==> flow/design.v <==
`timescale 1ns / 1ps
module ALU(output_data, zero, sourceA, sourceB, ALUSel);
parameter word_size = 32;
input [word_size-1:0] sourceA, sourceB;
input [2:0] ALUSel; 
output reg [word_size-1:0] output_data;
output zero;
always @(sourceA, sourceB, ALUSel) begin
	case (ALUSel)
		3'b000: output_data = sourceA + sourceB;
		3'b001: output_data = sourceA - sourceB;
		3'b010: output_data = ($signed(sourceA) < $signed(sourceB))? 1 : 0;
		3'b011: output_data = (sourceA >> sourceB);
		3'b100: output_data = (sourceA << sourceB);
		3'b101: output_data = sourceA | sourceB;
		4'b110: output_data = sourceA & sourceB;
		4'b111: output_data = sourceA ^ sourceB;
		default: output_data = 0;
	endcase
end
assign zero = (output_data == 0);
endmodule
`timescale 1ns / 1ps
module RegFile (rna,rnb,d,wn,we,clk,clrn,qa,qb);
	input 	[4:0]	rna,rnb,wn;
	input 	[31:0] 	d;
	input		we,clk,clrn;
	output 	[31:0] 	qa,qb;
	reg 	[31:0] 	register [0:31];  
	assign qa = (rna == 0)? 0 : register[rna];  
	assign qb = (rnb == 0)? 0 : register[rnb];  
	always @(posedge clk) begin
		if ((wn != 0) && (we == 1))  
			register[wn] <= d;
	end
endmodule
`timescale 1ns / 1ps
module holding_reg(output_data, input_data, write, clk, reset, resetData);
parameter word_size = 32;
input [word_size-1:0] input_data;
input [word_size-1:0] resetData;
input	write, clk, reset;
output [word_size-1:0] output_data;
reg [word_size-1:0] content;
assign output_data = content;
always @(posedge clk) begin
	if (reset) begin
		content <= resetData;
	end
	else if (write) begin
		content <= input_data;
	end
end
endmodule
`timescale 1ns / 1ps
module mux_1bit(output_data, input_data0, input_data1, select);
parameter word_size = 32;
input select;
input [word_size-1:0] input_data0, input_data1;
output reg [word_size-1:0] output_data;
always @(select or input_data0 or input_data1) begin
	case (select)
		0: output_data <= input_data0;
		1: output_data <= input_data1;
		default: output_data <= 0;
	endcase
end
endmodule
`timescale 1ns / 1ps
module mux_2bit(output_data, input_data0, input_data1, input_data2, input_data3, select);
parameter word_size = 32;
input [1:0] select;
input [word_size-1:0] input_data0, input_data1, input_data2, input_data3;
output reg [word_size-1:0] output_data;
always @(input_data0 or input_data1 or input_data2 or input_data3 or select) begin
	case (select)
		0: output_data <= input_data0;
		1: output_data <= input_data1;
		2: output_data <= input_data2;
		3: output_data <= input_data3;
		default: output_data <= 0;
	endcase
end
endmodule
`timescale 1ns / 1ps
module read_mux(output_data, input_data0, input_data1, input_data2, select);
parameter word_size = 5;
input [1:0] select;
input [word_size-1:0] input_data0, input_data1, input_data2;
output reg [word_size-1:0] output_data;
always @(select or input_data0 or input_data1 or input_data2) begin
	case (select)
		2'b00: output_data <= input_data0;
		2'b01: output_data <= input_data1;
		2'b10: output_data <= input_data2;
		default: output_data <= 0;
	endcase
end
endmodule
`timescale 1ns / 1ps
module sign_extend(input_data, output_data);
parameter word_size = 32;
parameter imm_size = 16;
input [imm_size-1:0] input_data;
output [word_size-1:0] output_data;
assign output_data = $signed(input_data);
endmodule
`timescale 1ns / 1ps
module zero_extend(input_data, output_data);
parameter word_size = 32;
parameter imm_size = 16;
input [imm_size-1:0] input_data;
output [word_size-1:0] output_data;
assign output_data = $unsigned(input_data);
endmodule
`timescale 1ns / 1ps
module sa_extend(input_data, output_data);
parameter word_size = 32;
parameter sa_size = 5;
input [sa_size-1:0] input_data;
output [word_size-1:0] output_data;
assign output_data = $unsigned(input_data);
endmodule
`timescale 1ns / 1ps
module CU(decode, clk, reset, zero, RegWre, PCWre, IRWre, ALUSrcB, ALUOp, ALUM2Reg, RegOut, DataMemRw,
     PCSrc, ExtSel, InsMemRW, WrRegData, SAExt , state, next_state, halted);
	input clk;
	input reset;
	input [5:0] decode;
	input zero;
	output reg RegWre,PCWre,IRWre,ALUSrcB,ALUM2Reg,DataMemRw,ExtSel, InsMemRW, WrRegData, SAExt;
	output reg [1:0] PCSrc;
	output reg [1:0] RegOut;
	output reg [2:0] ALUOp;
	output reg [2:0] state;
	output reg [2:0] next_state;
	output reg halted;
	parameter [2:0] sif   = 3'b000,
						 sid   = 3'b001,
						 sexe1 = 3'b110,
						 sexe2 = 3'b101,
						 sexe3 = 3'b010,
						 smem  = 3'b011,
						 swb1  = 3'b111,
						 swb2  = 3'b100;
	parameter [5:0] op_add  = 6'b000000,
						 op_sub  = 6'b000001,
						 op_addi = 6'b000010,
						 op_or   = 6'b010000,
						 op_and  = 6'b010001,
						 op_ori  = 6'b010010,
						 op_sll  = 6'b011000,
						 op_move = 6'b100000,
						 op_slt  = 6'b100111,
						 op_sw   = 6'b110000,
						 op_lw   = 6'b110001,
						 op_beq  = 6'b110100,
						 op_j    = 6'b111000,
						 op_jr   = 6'b111001,
						 op_jal  = 6'b111010,
						 op_halt = 6'b111111;
	always @(posedge clk) begin
		if (reset) begin
			state <= sif;
			halted <= 0;
		end else begin
			state <= next_state;
			if (state == sid && decode == op_halt)
				halted <= 1;
		end
	end
	always @(*) begin
		PCWre = 0;       
		IRWre = 0;       
		PCSrc = 2'b00;   
		ExtSel = 0;      
		SAExt = 0;       
		ALUSrcB = 0;     
		ALUOp = 3'b000;  
		DataMemRw = 0;   
		ALUM2Reg = 0;    
		RegOut = 2'b10;  
		RegWre = 0;      
		WrRegData = 0;   
		InsMemRW = 0;    
		next_state = state;
		if (reset) begin
			IRWre = 1;
			next_state = sif;
		end else begin
			case (state)
				sif: begin
					next_state = sid;
					IRWre = 1;
				end
				sid: begin
					case (decode)
						op_add : begin next_state = sexe1; end
						op_sub : begin next_state = sexe1; end
						op_addi: begin next_state = sexe1; ExtSel = 1; end
						op_or  : begin next_state = sexe1; end
						op_and : begin next_state = sexe1; end
						op_ori : begin next_state = sexe1; ExtSel = 1; end
						op_move: begin next_state = sexe1; end
						op_slt : begin next_state = sexe1; end
						op_sll : begin next_state = sexe1; end
						op_beq : begin next_state = sexe2; ExtSel = 1; end
						op_sw  : begin next_state = sexe3; ExtSel = 1; end
						op_lw  : begin next_state = sexe3; ExtSel = 1; end
						op_j   : begin next_state = sif; PCWre = 1; PCSrc = 2'b11; end
						op_jal : begin next_state = sif; PCWre = 1; PCSrc = 2'b11; RegOut = 2'b00; RegWre = 1; end
						op_jr  : begin next_state = sif; PCWre = 1; PCSrc = 2'b10; end
						op_halt: begin next_state = sif; end
						default: ;
					endcase
				end
				sexe1: begin
					next_state = swb1;
					WrRegData = 1;
					case (decode)
						op_add :begin ALUOp = 3'b000; end
						op_sub :begin ALUOp = 3'b001; end
						op_addi:begin ALUOp = 3'b000; ALUSrcB = 1; end
						op_or  :begin ALUOp = 3'b101; end
						op_and :begin ALUOp = 3'b110; end
						op_ori :begin ALUOp = 3'b101; ALUSrcB = 1; end
						op_move:begin ALUOp = 3'b000; end
						op_slt :begin ALUOp = 3'b010; end
						op_sll :begin ALUOp = 3'b100; ALUSrcB = 1; SAExt = 1; end
						default: ;
					endcase
				end
				sexe2: begin
					next_state = sif;
					ALUOp = 3'b001;
					PCWre = 1;
					PCSrc = zero ? 2'b01 : 2'b00;
				end
				sexe3: begin
					case (decode)
						op_sw  : begin next_state = smem; ALUOp = 3'b000; ALUSrcB = 1; end
						op_lw  : begin next_state = smem; ALUOp = 3'b000; ALUSrcB = 1; end
						default: ;
					endcase
				end
				smem: begin
					case (decode)
						op_sw  : begin next_state = sif; DataMemRw = 1; PCWre = 1; end
						op_lw  : begin next_state = swb2; ALUM2Reg = 1; end
						default: ;
					endcase
				end
				swb1: begin
					next_state = sif;
					PCWre = 1;
					WrRegData = 1;
					RegWre = 1;
					case (decode)
						op_add : begin RegOut = 2'b10; end
						op_sub : begin RegOut = 2'b10; end
						op_addi: begin RegOut = 2'b01; end
						op_or  : begin RegOut = 2'b10; end
						op_and : begin RegOut = 2'b10; end
						op_ori : begin RegOut = 2'b01; end
						op_move: begin RegOut = 2'b10; end
						op_slt : begin RegOut = 2'b10; end
						op_sll : begin RegOut = 2'b10; end
						default: ;
					endcase
				end
				swb2: begin
					next_state = sif;
					PCWre = 1;
					WrRegData = 1;
					RegWre = 1;
					RegOut = 2'b01;
				end
			endcase
		end
	end
endmodule
`timescale 1ns / 1ps
module DataPath(decode, clk, reset, zero, RegWre, PCWre, IRWre, ALUSrcB, ALUOp, ALUM2Reg, RegOut, DataMemRw,
     PCSrc, ExtSel, InsMemRW, WrRegData, SAExt, initPC, PCout,
     IMout, DMout, DAddr, DWData, DWe);
	input clk;
	input reset;
	output [5:0] decode;
	output zero;
	input RegWre,PCWre,ALUSrcB,ALUM2Reg,DataMemRw,ExtSel, InsMemRW, IRWre, WrRegData, SAExt;
	input [1:0] PCSrc;
	input [1:0] RegOut;
	input [2:0] ALUOp;
	input [31:0] initPC;
	input [31:0] IMout;       
	input [31:0] DMout;       
	output [31:0] DAddr;
	output [31:0] DWData;
	output DWe;
	parameter word_size = 32;
	parameter zero32 = 32'h0000;
	wire [word_size-1:0] PCin; 
	output [word_size-1:0] PCout;
	wire [word_size-1:0] IRout;
	wire [word_size-1:0] MDRout;
	wire [word_size-1:0] MDRin;
	wire [word_size-1:0] immZE, immSE, saSAE;
	wire [4:0] write_address;
	wire [word_size-1:0] write_data;
	wire [word_size-1:0] read_data_1, read_data_2;
	wire [word_size-1:0] Aout, Bout;
	wire [word_size-1:0] top_extend_wire;
	wire [word_size-1:0] origin_extend_wire;
	wire [word_size-1:0]	sourceB;
	wire [word_size-1:0] ALU_wire;
	wire [word_size-1:0] ALUOut_wire;
	wire [15:0] immediate;
	wire [4:0] rs, rt, rd, sa;
	wire [25:0] j_address;
	assign decode = IRout[31:26];
	assign immediate = IRout[15:0];
	assign rs = IRout[25:21];
	assign rt = IRout[20:16];
	assign rd = IRout[15:11];
	assign sa = IRout[10:6];
	assign j_address[25:0] = IRout[25:0];
	assign DAddr = ALUOut_wire;
	assign DWData = Bout;
	assign DWe = DataMemRw;
	RegFile		RF(rs, rt, write_data, write_address, RegWre,
						clk, 1'b1, read_data_1, read_data_2);
	holding_reg IR(IRout, IMout, IRWre, clk, reset, zero32);
	holding_reg	A(Aout, read_data_1, 1'b1, clk, reset, zero32);
	holding_reg B(Bout, read_data_2, 1'b1, clk, reset, zero32);
	holding_reg	ALUOut(ALUOut_wire, ALU_wire, 1'b1, clk, reset, zero32);
	holding_reg MDR(MDRout, MDRin, 1'b1, clk, reset, zero32);
	zero_extend	ZE(immediate, immZE);
	sign_extend SE(immediate, immSE);
	sa_extend   SAE(sa, saSAE);
	mux_1bit extend_mux(origin_extend_wire, immZE, immSE, ExtSel);
	mux_1bit sa_extend_mux(top_extend_wire, origin_extend_wire, saSAE,  SAExt);
	read_mux	read_sel_mux(write_address, 5'b11111, rt, rd, RegOut); 
	mux_1bit write_data_mux(write_data,PCout+4, MDRout,  WrRegData);
	mux_1bit ALUSrcB_mux(sourceB, Bout, top_extend_wire, ALUSrcB);
	mux_1bit ALUM2Reg_mux(MDRin, ALU_wire, DMout, ALUM2Reg);
	wire [31:0] jump_address;
	assign jump_address[31:28] = PCout[31:28];
	assign jump_address[27:2] = j_address[25:0];
	assign jump_address[1:0] = 2'b00;
	mux_2bit	PC_mux(PCin,
						 PCout+4,        
						 PCout+4+(immSE<<2),  
						 read_data_1,    
						 jump_address,  
						 PCSrc);
	holding_reg	PC(PCout, PCin, PCWre, clk, reset, initPC);
	ALU	mainALU(ALU_wire, zero, Aout, sourceB, ALUOp);
endmodule
`timescale 1ns / 1ps
module CPU(clk, reset, initPC,
			  imem_addr, imem_rdata,
			  dmem_addr, dmem_wdata, dmem_we, dmem_rdata,
			  halted);
	input clk, reset;
	input [31:0] initPC;
	output [31:0] imem_addr;
	input  [31:0] imem_rdata;
	output [31:0] dmem_addr;
	output [31:0] dmem_wdata;
	output dmem_we;
	input  [31:0] dmem_rdata;
	output halted;
	wire [5:0] decode;
	wire zero, RegWre,PCWre,ALUSrcB,ALUM2Reg,DataMemRw,ExtSel, InsMemRW, IRWre, WrRegData, SAExt;
	wire [1:0] PCSrc;
	wire [1:0] RegOut;
	wire [2:0] ALUOp;
	wire [2:0] state, next_state;
	wire [31:0] PCout;
	assign imem_addr = PCout;
	CU _CU(decode, clk, reset, zero, RegWre, PCWre, IRWre, ALUSrcB, ALUOp, ALUM2Reg, RegOut, DataMemRw,
     PCSrc, ExtSel, InsMemRW, WrRegData, SAExt, state, next_state, halted);
	DataPath _DataPath(decode, clk, reset, zero, RegWre, PCWre, IRWre, ALUSrcB, ALUOp, ALUM2Reg, RegOut, DataMemRw,
     PCSrc, ExtSel, InsMemRW, WrRegData, SAExt, initPC, PCout,
     imem_rdata, dmem_rdata, dmem_addr, dmem_wdata, dmem_we);
endmodule
# --- Tool chain data of CPU ---
# Each step is given for the RTL above and for the edited RTL.
# "before" refers to lines of the RTL above, "after" to lines of the edited file.
# "change" is "after" less "before", of the values as shown.
setup:
  design: "CPU"
  clock: "clk"
  lib: "sky130hd"
  lib_corner: "tt_025C_1v80"

# --- The edit ---
# The edit as a unified diff against the file above.
# A script made this edit. It changes what the design does and was not meant as an optimisation.
# begin of diff
@@ -37,5 +37,5 @@
 `timescale 1ns / 1ps
 module holding_reg(output_data, input_data, write, clk, reset, resetData);
-parameter word_size = 32;
+parameter word_size = 24;
 input [word_size-1:0] input_data;
 input [word_size-1:0] resetData;
# end of diff

# --- After elaboration ---
# Counts by Yosys on the flattened word-level netlist (proc, flatten, opt, wreduce; memories kept). Print and check cells are left out. Cells with the same type and inputs are merged into one.
# Yosys's memory passes give these memory sizes; they may raise the number of words (mostly to a power of two), join words into wider ones and drop unused or constant bits.
bits:
  columns: ["item", "before", "after", "change"]
  rows:
  - ["ramBits", 1024, 1024, 0]
  - ["elab_cells", 157, 93, -64]
  - ["clocked_rd_ports_x_width", 64, 64, 0]
  - ["inputBits", 98, 98, 0]
  - ["out_inout_bits", 98, 98, 0]
  - ["regBits", 164, 123, -41]
  - ["n_memories", 1, 1, 0]
classes:
  columns: ["item", "before", "after", "change"]
  rows:
  - ["n_reduce_logical", 37, 22, -15]
  - ["add_sub_neg", 4, 4, 0]
  - ["mux", 58, 33, -25]
  - ["shifts", 2, 2, 0]
  - ["logic", 8, 5, -3]
  - ["n_eq", 38, 19, -19]
  - ["n_cmp", 1, 1, 0]
memory_table:
  columns: ["item", "before", "after"]
  rows:
  - ["memory_list", "_DataPath.RF.register 32 x 32 bit 2R1W", "_DataPath.RF.register 32 x 32 bit 2R1W"]
op_table:
  columns: ["op", "before", "after", "change"]
  rows:
  - ["1-bit 2-to-1 mux", 20, 9, -11]
  - ["6-bit == test with constant B", 9, 0, -9]
  - ["6-bit by 5-bit == test with 1-bit output with constant B", 4, 0, -4]
  - ["2-bit OR reduction", 6, 3, -3]
  - ["1-bit inverter", 5, 2, -3]
  - ["32-bit case mux with 2-bit select", 5, 2, -3]
  - ["3-bit OR reduction", 5, 2, -3]
  - ["32-bit 2-to-1 mux", 4, 1, -3]
  - ["24-bit 2-to-1 mux", 0, 3, 3]
  - ["1-bit case mux with 2-bit select", 6, 4, -2]
  - ["2-bit 2-to-1 mux", 4, 2, -2]
  - ["6-bit OR reduction", 3, 1, -2]
  - ["32-bit adder", 2, 0, -2]
  - ["2-bit inequality test with constant B", 2, 0, -2]
  - ["1-bit case mux with 3-bit select", 2, 0, -2]
  - ["7-bit OR reduction", 4, 3, -1]
  - ["5-bit OR reduction", 3, 2, -1]
  - ["1-bit logical AND", 2, 1, -1]
  - ["3-bit 2-to-1 mux", 2, 1, -1]
  - ["32-bit by 3-bit adder with 32-bit output with constant B", 1, 0, -1]
  - ["32-bit AND", 1, 0, -1]
  - ["6-bit by 1-bit == test with 1-bit output with constant B", 1, 0, -1]
  - ["6-bit by 2-bit == test with 1-bit output with constant B", 1, 0, -1]
  - ["6-bit logical NOT", 1, 0, -1]
  - ["32-bit less-than comparator", 1, 0, -1]
  - ["3-bit by 2-bit inequality test with 1-bit output with constant B", 1, 0, -1]
  - ["5-bit inequality test with constant B", 1, 0, -1]
  - ["32-bit OR", 1, 0, -1]
# The list need not be complete.

# --- Logic depth ---
# Yosys ltp: most cells in a row. Word level: on the elaborated netlist, between registers, memories and ports. Mapped: between sequential cells and ports; inverters and the memories' decode and read muxes count.
logic_depth:
  columns: ["item", "before", "after", "change"]
  rows:
  - ["word_depth", 20, 17, -3]
  - ["abc_area", "0", "0", null]
  - ["depth_mapped", 31, 9, -22]
  - ["mapped_depth_nobuf", 23, 9, -14]

# --- Netlist ---
# Source: synth_stat.txt of the flow (Yosys; design flattened, memories mapped). It holds for the ABC_AREA given above (unset counts as 0); a run with the other value may have another netlist.
synth_totals:
  columns: ["item", "before", "after", "change"]
  rows:
  - ["ffs", 1230, 884, -346]
  - ["sequential_area_um2", 35193.8, 25624.6, -9569.2]
  - ["synth_area_um2", 64600.7, 36130.9, -28469.8]
  - ["buffers", 310, 141, -169]
  - ["cell_count", 4565, 1973, -2592]
types:
  columns: ["cell_type", "before", "after", "change"]
  rows:
  - ["sky130_fd_sc_hd__mux4_2", 536, 214, -322]
  - ["sky130_fd_sc_hd__edfxtp_1", 1056, 792, -264]
  - ["sky130_fd_sc_hd__nand2_1", 309, 60, -249]
  - ["sky130_fd_sc_hd__clkbuf_1", 229, 57, -172]
  - ["sky130_fd_sc_hd__nor2_1", 301, 134, -167]
  - ["sky130_fd_sc_hd__a21oi_1", 245, 89, -156]
  - ["sky130_fd_sc_hd__inv_1", 143, 13, -130]
  - ["sky130_fd_sc_hd__ha_1", 136, 24, -112]
  - ["sky130_fd_sc_hd__dfxtp_1", 174, 92, -82]
  - ["sky130_fd_sc_hd__nor3_1", 102, 29, -73]
  - ["sky130_fd_sc_hd__nand3_1", 89, 17, -72]
  - ["sky130_fd_sc_hd__o21ai_0", 76, 5, -71]
  - ["sky130_fd_sc_hd__mux2i_1", 154, 99, -55]
  - ["sky130_fd_sc_hd__mux2_2", 88, 43, -45]
  - ["sky130_fd_sc_hd__buf_1", 64, 20, -44]
  - ["sky130_fd_sc_hd__xnor2_1", 58, 14, -44]
  - ["sky130_fd_sc_hd__and2_1", 43, 3, -40]
  - ["sky130_fd_sc_hd__nand2b_1", 38, 0, -38]
# The list need not be complete.
# The figures by module come from a second, unflattened synthesis with its own total; it is not the netlist above.
unflattened:
  columns: ["item", "before", "after", "change"]
  rows:
  - ["cells_unflattened", 4916, 4783, -133]
  - ["area_unflattened_um2", 73018.8, 70518.9, -2499.9]
# Each row is one instance without its submodules.
by_module_before:
  columns: ["module", "n_inst", "cells", "mod_seq_area_um2", "area_um2"]
  rows:
  - ["RegFile", 1, 2400, 30749.5, 47013.8]
  - ["ALU", 1, 1349, 0.0, 9626.7]
  - ["holding_reg", 6, 69, 960.9, 1507.7]
  - ["mux_1bit", 5, 36, 0.0, 544.3]
  - ["DataPath", 1, 306, 0.0, 2154.6]
  - ["mux_2bit", 1, 39, 0.0, 814.5]
  - ["CU", 1, 118, 80.1, 798.3]
  - ["sa_extend", 1, 33, 0.0, 244.0]
  - ["zero_extend", 1, 33, 0.0, 244.0]
  - ["sign_extend", 1, 32, 0.0, 240.2]
  - ["read_mux", 1, 12, 0.0, 115.1]
  - ["CPU", 1, 0, 0.0, 0.0]
by_module_after:
  columns: ["module", "n_inst", "cells", "mod_seq_area_um2", "area_um2"]
  rows:
  - ["RegFile", 1, 2400, 30749.5, 47013.8]
  - ["ALU", 1, 1331, 0.0, 9550.4]
  - ["holding_reg", 6, 52, 720.7, 1119.8]
  - ["mux_1bit", 5, 36, 0.0, 544.3]
  - ["DataPath", 1, 293, 0.0, 2058.2]
  - ["mux_2bit", 1, 39, 0.0, 814.5]
  - ["CU", 1, 118, 80.1, 798.3]
  - ["sa_extend", 1, 33, 0.0, 244.0]
  - ["zero_extend", 1, 33, 0.0, 244.0]
  - ["sign_extend", 1, 32, 0.0, 240.2]
  - ["read_mux", 1, 12, 0.0, 115.1]
  - ["CPU", 1, 0, 0.0, 0.0]

# --- Path before layout ---
# Path of least setup slack by OpenSTA after synthesis, without wires, with an ideal clock, recovery checks aside; 20% of the period is set as input and as output delay. Where synthesis merged equal registers, the netlist keeps one of their names.
synth_timing:
  columns: ["item", "before", "after", "change"]
  rows:
  - ["path_type", "in2reg", "in2reg", null]
  - ["startpoint", "input port reset", "input port reset", null]
  - ["endpoint", "register _DataPath.PC.content[28]", "memory _DataPath.RF.register[12][0]", null]
  - ["required_time_ns", 9.739, 9.595, -0.144]
  - ["stages", 27, 7, -20]
  - ["slack_ns", 1.030, 5.618, 4.588]
  - ["input_delay_ns", 2.000, 2.000, 0.000]
  - ["launch_ns", 2.000, 2.000, 0.000]
  - ["n_path_buf", 6, 2, -4]
  - ["arrival_ns", 8.710, 3.977, -4.733]
  - ["delay_ns", 6.971, 2.382, -4.589]
  - ["clock_period_ns", 10.0, 10.0, 0.0]
  - ["setup_time_ns", 0.261, 0.405, 0.144]
  - ["period_less_setup_slack_ns", 8.97, 4.382, -4.588]
# "delay_ns" is the arrival time less input delay plus setup time.
# "stages": output pins that drive a net of the path, with the launching flip-flop's if there is one; two outputs of one cell count as two.
# "period_less_setup_slack_ns" = period - worst setup slack (recovery checks aside). The figure is calculated, with input and output delays left at 20% of the set period.
# The rows between start and end are the longest chain of elaborated cells between them; the timing report does not say that the signal goes this way. Where chains are equally long, one stands for them.
# A line is the first line of the expression or statement that the cell stems from. Yosys adds cells for indexed reads and writes and turns some case tables into memories.
# before: Ways into the end's enable are left out, as the timed path ends at the data pin.
synth_between_before:
  path_cell_list: "sky130_fd_sc_hd__or4_1 > sky130_fd_sc_hd__clkbuf_1 > sky130_fd_sc_hd__nor4_4 > sky130_fd_sc_hd__mux2i_1 > sky130_fd_sc_hd__a21oi_2 > sky130_fd_sc_hd__inv_2 > sky130_fd_sc_hd__buf_4 > sky130_fd_sc_hd__clkbuf_1 > sky130_fd_sc_hd__buf_1 > sky130_fd_sc_hd__ha_1 > sky130_fd_sc_hd__clkbuf_1 > sky130_fd_sc_hd__or2_2 > sky130_fd_sc_hd__a221oi_1 > sky130_fd_sc_hd__nor3_1 > sky130_fd_sc_hd__o2111ai_1 > sky130_fd_sc_hd__nand4b_1 > sky130_fd_sc_hd__a2111oi_0 > sky130_fd_sc_hd__o21ai_0 > sky130_fd_sc_hd__a31oi_1 > sky130_fd_sc_hd__and4_1 > sky130_fd_sc_hd__o2111ai_1 > sky130_fd_sc_hd__or4_1 > sky130_fd_sc_hd__nor4_4 > sky130_fd_sc_hd__or2_1 > sky130_fd_sc_hd__buf_4 > sky130_fd_sc_hd__mux2i_1 > sky130_fd_sc_hd__a221o_1"
  elab_chain_len: 16
  cone_cells: 40
  lines_between: 17
  classes_between: "add/sub: 2; compare: 1; eq/ne: 10; shift: 2; mux: 16; logic: 6; reduce/logical: 3"
synth_rtl_before:
  columns: ["item", "line_no", "rtl"]
  rows:
  - ["start, declared", 364, "input clk, reset;"]
  - ["1-bit 2-to-1 mux", 187, "if (reset) begin"]
  - ["1-bit inverter", 62, "case (select)"]
  - ["32-bit case mux with 2-bit select (3 in a row)", 62, null]
  - ["32-bit less-than comparator", 12, "3'b010: output_data = ($signed(sourceA) < $signed(sourceB))? 1 : 0;"]
  - ["1-bit 2-to-1 mux", 12, null]
  - ["32-bit case mux with 8-bit select", 9, "case (ALUSel)"]
  - ["32-bit logical NOT", 21, "assign zero = (output_data == 0);"]
  - ["1-bit 2-to-1 mux", 237, "PCSrc = zero ? 2'b01 : 2'b00;"]
  - ["2-bit case mux with 3-bit select", 191, "case (state)"]
  - ["2-bit 2-to-1 mux", 187, null]
  - ["2-bit == test", 76, "case (select)"]
  - ["32-bit case mux with 4-bit select", 76, null]
  - ["32-bit 2-to-1 mux", 50, "else if (write) begin"]
  - ["32-bit 2-to-1 mux", 47, "if (reset) begin"]
  - ["end, assigned", 48, "content <= resetData;"]
  - ["end, assigned", 51, "content <= input_data;"]
  - ["end, declared", 44, "reg [word_size-1:0] content;"]
# after: The path ends at the enable pin of a flip-flop; only ways to that pin are counted.
synth_between_after:
  path_cell_list: "sky130_fd_sc_hd__buf_2 > sky130_fd_sc_hd__inv_1 > sky130_fd_sc_hd__clkbuf_1 > sky130_fd_sc_hd__nand2_1 > sky130_fd_sc_hd__nor2_1 > sky130_fd_sc_hd__nand3b_1 > sky130_fd_sc_hd__nor2_1"
  elab_chain_len: 6
  cone_cells: 10
  lines_between: 3
  classes_between: "eq/ne: 2; mux: 5; reduce/logical: 3"
synth_rtl_after:
  columns: ["item", "line_no", "rtl"]
  rows:
  - ["start, declared", 364, "input clk, reset;"]
  - ["2-bit 2-to-1 mux", 187, "if (reset) begin"]
  - ["2-bit == test", 92, "case (select)"]
  - ["5-bit case mux with 3-bit select", 92, null]
  - ["5-bit nonzero test", 33, "if ((wn != 0) && (we == 1))"]
  - ["1-bit logical AND", 33, null]
  - ["5-bit 2-to-1 mux", 33, null]
  - ["end, declared", 29, "reg [31:0] register [0:31];"]

# --- Path in the finished layout ---
# From the final timing report of the runs of set A: the path of least setup slack in the routed layout; clock arrival at registers is part of the times.
layout_timing:
  columns: ["item", "before", "after", "change"]
  rows:
  - ["path_type", "in2reg", "in2reg", null]
  - ["startpoint", "input port reset", "input port reset", null]
  - ["endpoint", "register _DataPath.PC.content[3]", "memory _DataPath.RF.register[29][13]", null]
  - ["stages", 29, 7, -22]
  - ["slack_ns", 0.89, 5.30, 4.41]
  - ["required_time_ns", 9.62, 9.37, -0.25]
  - ["arrival_ns", 8.73, 4.07, -4.66]
  - ["n_path_buf", 7, 3, -4]
  - ["input_delay_ns", 1.81, 1.81, 0.00]
  - ["clock_period_ns", 9.05, 9.05, 0.00]
  - ["setup_time_ns", 0.24, 0.31, 0.07]
  - ["launch_ns", 1.81, 1.81, 0.00]
# The rows between start and end are the longest chain of elaborated cells between them; the timing report does not say that the signal goes this way. Where chains are equally long, one stands for them.
# before: Ways into the end's enable are left out, as the timed path ends at the data pin.
layout_between_before:
  path_cell_list: "sky130_fd_sc_hd__buf_6 > sky130_fd_sc_hd__buf_4 > sky130_fd_sc_hd__nor2b_1 > sky130_fd_sc_hd__and3_1 > sky130_fd_sc_hd__nor2_4 > sky130_fd_sc_hd__buf_4 > sky130_fd_sc_hd__nand2_1 > sky130_fd_sc_hd__nand2_1 > sky130_fd_sc_hd__inv_1 > sky130_fd_sc_hd__ha_1 > sky130_fd_sc_hd__buf_4 > sky130_fd_sc_hd__nor3b_1 > sky130_fd_sc_hd__nor4_1 > sky130_fd_sc_hd__o311a_1 > sky130_fd_sc_hd__o21ai_0 > sky130_fd_sc_hd__nand4b_1 > sky130_fd_sc_hd__a2111oi_0 > sky130_fd_sc_hd__buf_4 > sky130_fd_sc_hd__or4b_2 > sky130_fd_sc_hd__a41o_1 > sky130_fd_sc_hd__nand4_1 > sky130_fd_sc_hd__nor4_1 > sky130_fd_sc_hd__nand4_1 > sky130_fd_sc_hd__nor4_4 > sky130_fd_sc_hd__buf_12 > sky130_fd_sc_hd__nor2_2 > sky130_fd_sc_hd__buf_4 > sky130_fd_sc_hd__a31oi_1 > sky130_fd_sc_hd__o31a_1"
  elab_chain_len: 16
  cone_cells: 40
  lines_between: 17
  classes_between: "add/sub: 2; compare: 1; eq/ne: 10; shift: 2; mux: 16; logic: 6; reduce/logical: 3"
layout_rtl_before:
  columns: ["item", "line_no", "rtl"]
  rows:
  - ["start, declared", 364, "input clk, reset;"]
  - ["1-bit 2-to-1 mux", 187, "if (reset) begin"]
  - ["1-bit inverter", 62, "case (select)"]
  - ["32-bit case mux with 2-bit select (3 in a row)", 62, null]
  - ["32-bit less-than comparator", 12, "3'b010: output_data = ($signed(sourceA) < $signed(sourceB))? 1 : 0;"]
  - ["1-bit 2-to-1 mux", 12, null]
  - ["32-bit case mux with 8-bit select", 9, "case (ALUSel)"]
  - ["32-bit logical NOT", 21, "assign zero = (output_data == 0);"]
  - ["1-bit 2-to-1 mux", 237, "PCSrc = zero ? 2'b01 : 2'b00;"]
  - ["2-bit case mux with 3-bit select", 191, "case (state)"]
  - ["2-bit 2-to-1 mux", 187, null]
  - ["2-bit == test", 76, "case (select)"]
  - ["32-bit case mux with 4-bit select", 76, null]
  - ["32-bit 2-to-1 mux", 50, "else if (write) begin"]
  - ["32-bit 2-to-1 mux", 47, "if (reset) begin"]
  - ["end, assigned", 48, "content <= resetData;"]
  - ["end, assigned", 51, "content <= input_data;"]
  - ["end, declared", 44, "reg [word_size-1:0] content;"]
# after: Ways into the end's enable are left out, as the timed path ends at the data pin.
layout_between_after:
  path_cell_list: "sky130_fd_sc_hd__buf_2 > sky130_fd_sc_hd__clkinv_1 > sky130_fd_sc_hd__buf_4 > sky130_fd_sc_hd__o21ai_4 > sky130_fd_sc_hd__buf_4 > sky130_fd_sc_hd__nor2_1 > sky130_fd_sc_hd__a21oi_4"
  elab_chain_len: 6
  cone_cells: 12
  lines_between: 4
  classes_between: "eq/ne: 2; mux: 6; logic: 1; reduce/logical: 3"
layout_rtl_after:
  columns: ["item", "line_no", "rtl"]
  rows:
  - ["start, declared", 364, "input clk, reset;"]
  - ["2-bit 2-to-1 mux", 187, "if (reset) begin"]
  - ["2-bit == test", 92, "case (select)"]
  - ["5-bit case mux with 3-bit select", 92, null]
  - ["5-bit nonzero test", 33, "if ((wn != 0) && (we == 1))"]
  - ["1-bit logical AND", 33, null]
  - ["32-bit 2-to-1 mux", 33, null]
  - ["end, declared", 29, "reg [31:0] register [0:31];"]

# --- Layout results ---
# Both versions went through the flow (Yosys, OpenROAD) with the same settings in each pair. Constraints: input delay and output delay 20% of the set period each, output load 0.01 pF.
settings_set_A:
  CORE_UTILIZATION: 40
  period_ns: 9.05
  CAP_MARGIN: 20
  CORE_MARGIN: 2
  SLEW_MARGIN: 20
measured_set_A:
  columns: ["item", "before", "after", "change"]
  rows:
  - ["synthArea_um2", 64600.7, 36130.9, -28469.8]
  - ["util_pct", 46.7, 46.6, -0.1]
  - ["final_die_area_um2", 164730.0, 92747.7, -71982.3]
  - ["fin_tns_ns", 0.000, 0.000, 0.000]
  - ["post_route_stdcell_area_um2", 74941.9, 41815.1, -33126.8]
  - ["timing.setup.ws_ns", 0.887, 5.297, 4.410]
settings_set_B:
  CORE_UTILIZATION: 46
  CTS_CLUSTER_SIZE: 87
  GPL_TIMING_DRIVEN: 1
  HOLD_SLACK_MARGIN: 0.09
  MAX_ROUTING_LAYER: "met5"
  SETUP_SLACK_MARGIN: -0.75
  TNS_END_PERCENT: 5
  period_ns: 14.8
  CAP_MARGIN: 20
  CORE_MARGIN: 2
  SLEW_MARGIN: 20
measured_set_B:
  columns: ["item", "before", "after", "change"]
  rows:
  - ["synthArea_um2", 64600.7, 36130.9, -28469.8]
  - ["util_pct", 52.9, 53.7, 0.8]
  - ["final_die_area_um2", 143452.0, 80803.7, -62648.3]
  - ["fin_tns_ns", 0.000, 0.000, 0.000]
  - ["post_route_stdcell_area_um2", 73845.8, 41695.0, -32150.8]
  - ["timing.setup.ws_ns", 3.112, 9.313, 6.201]
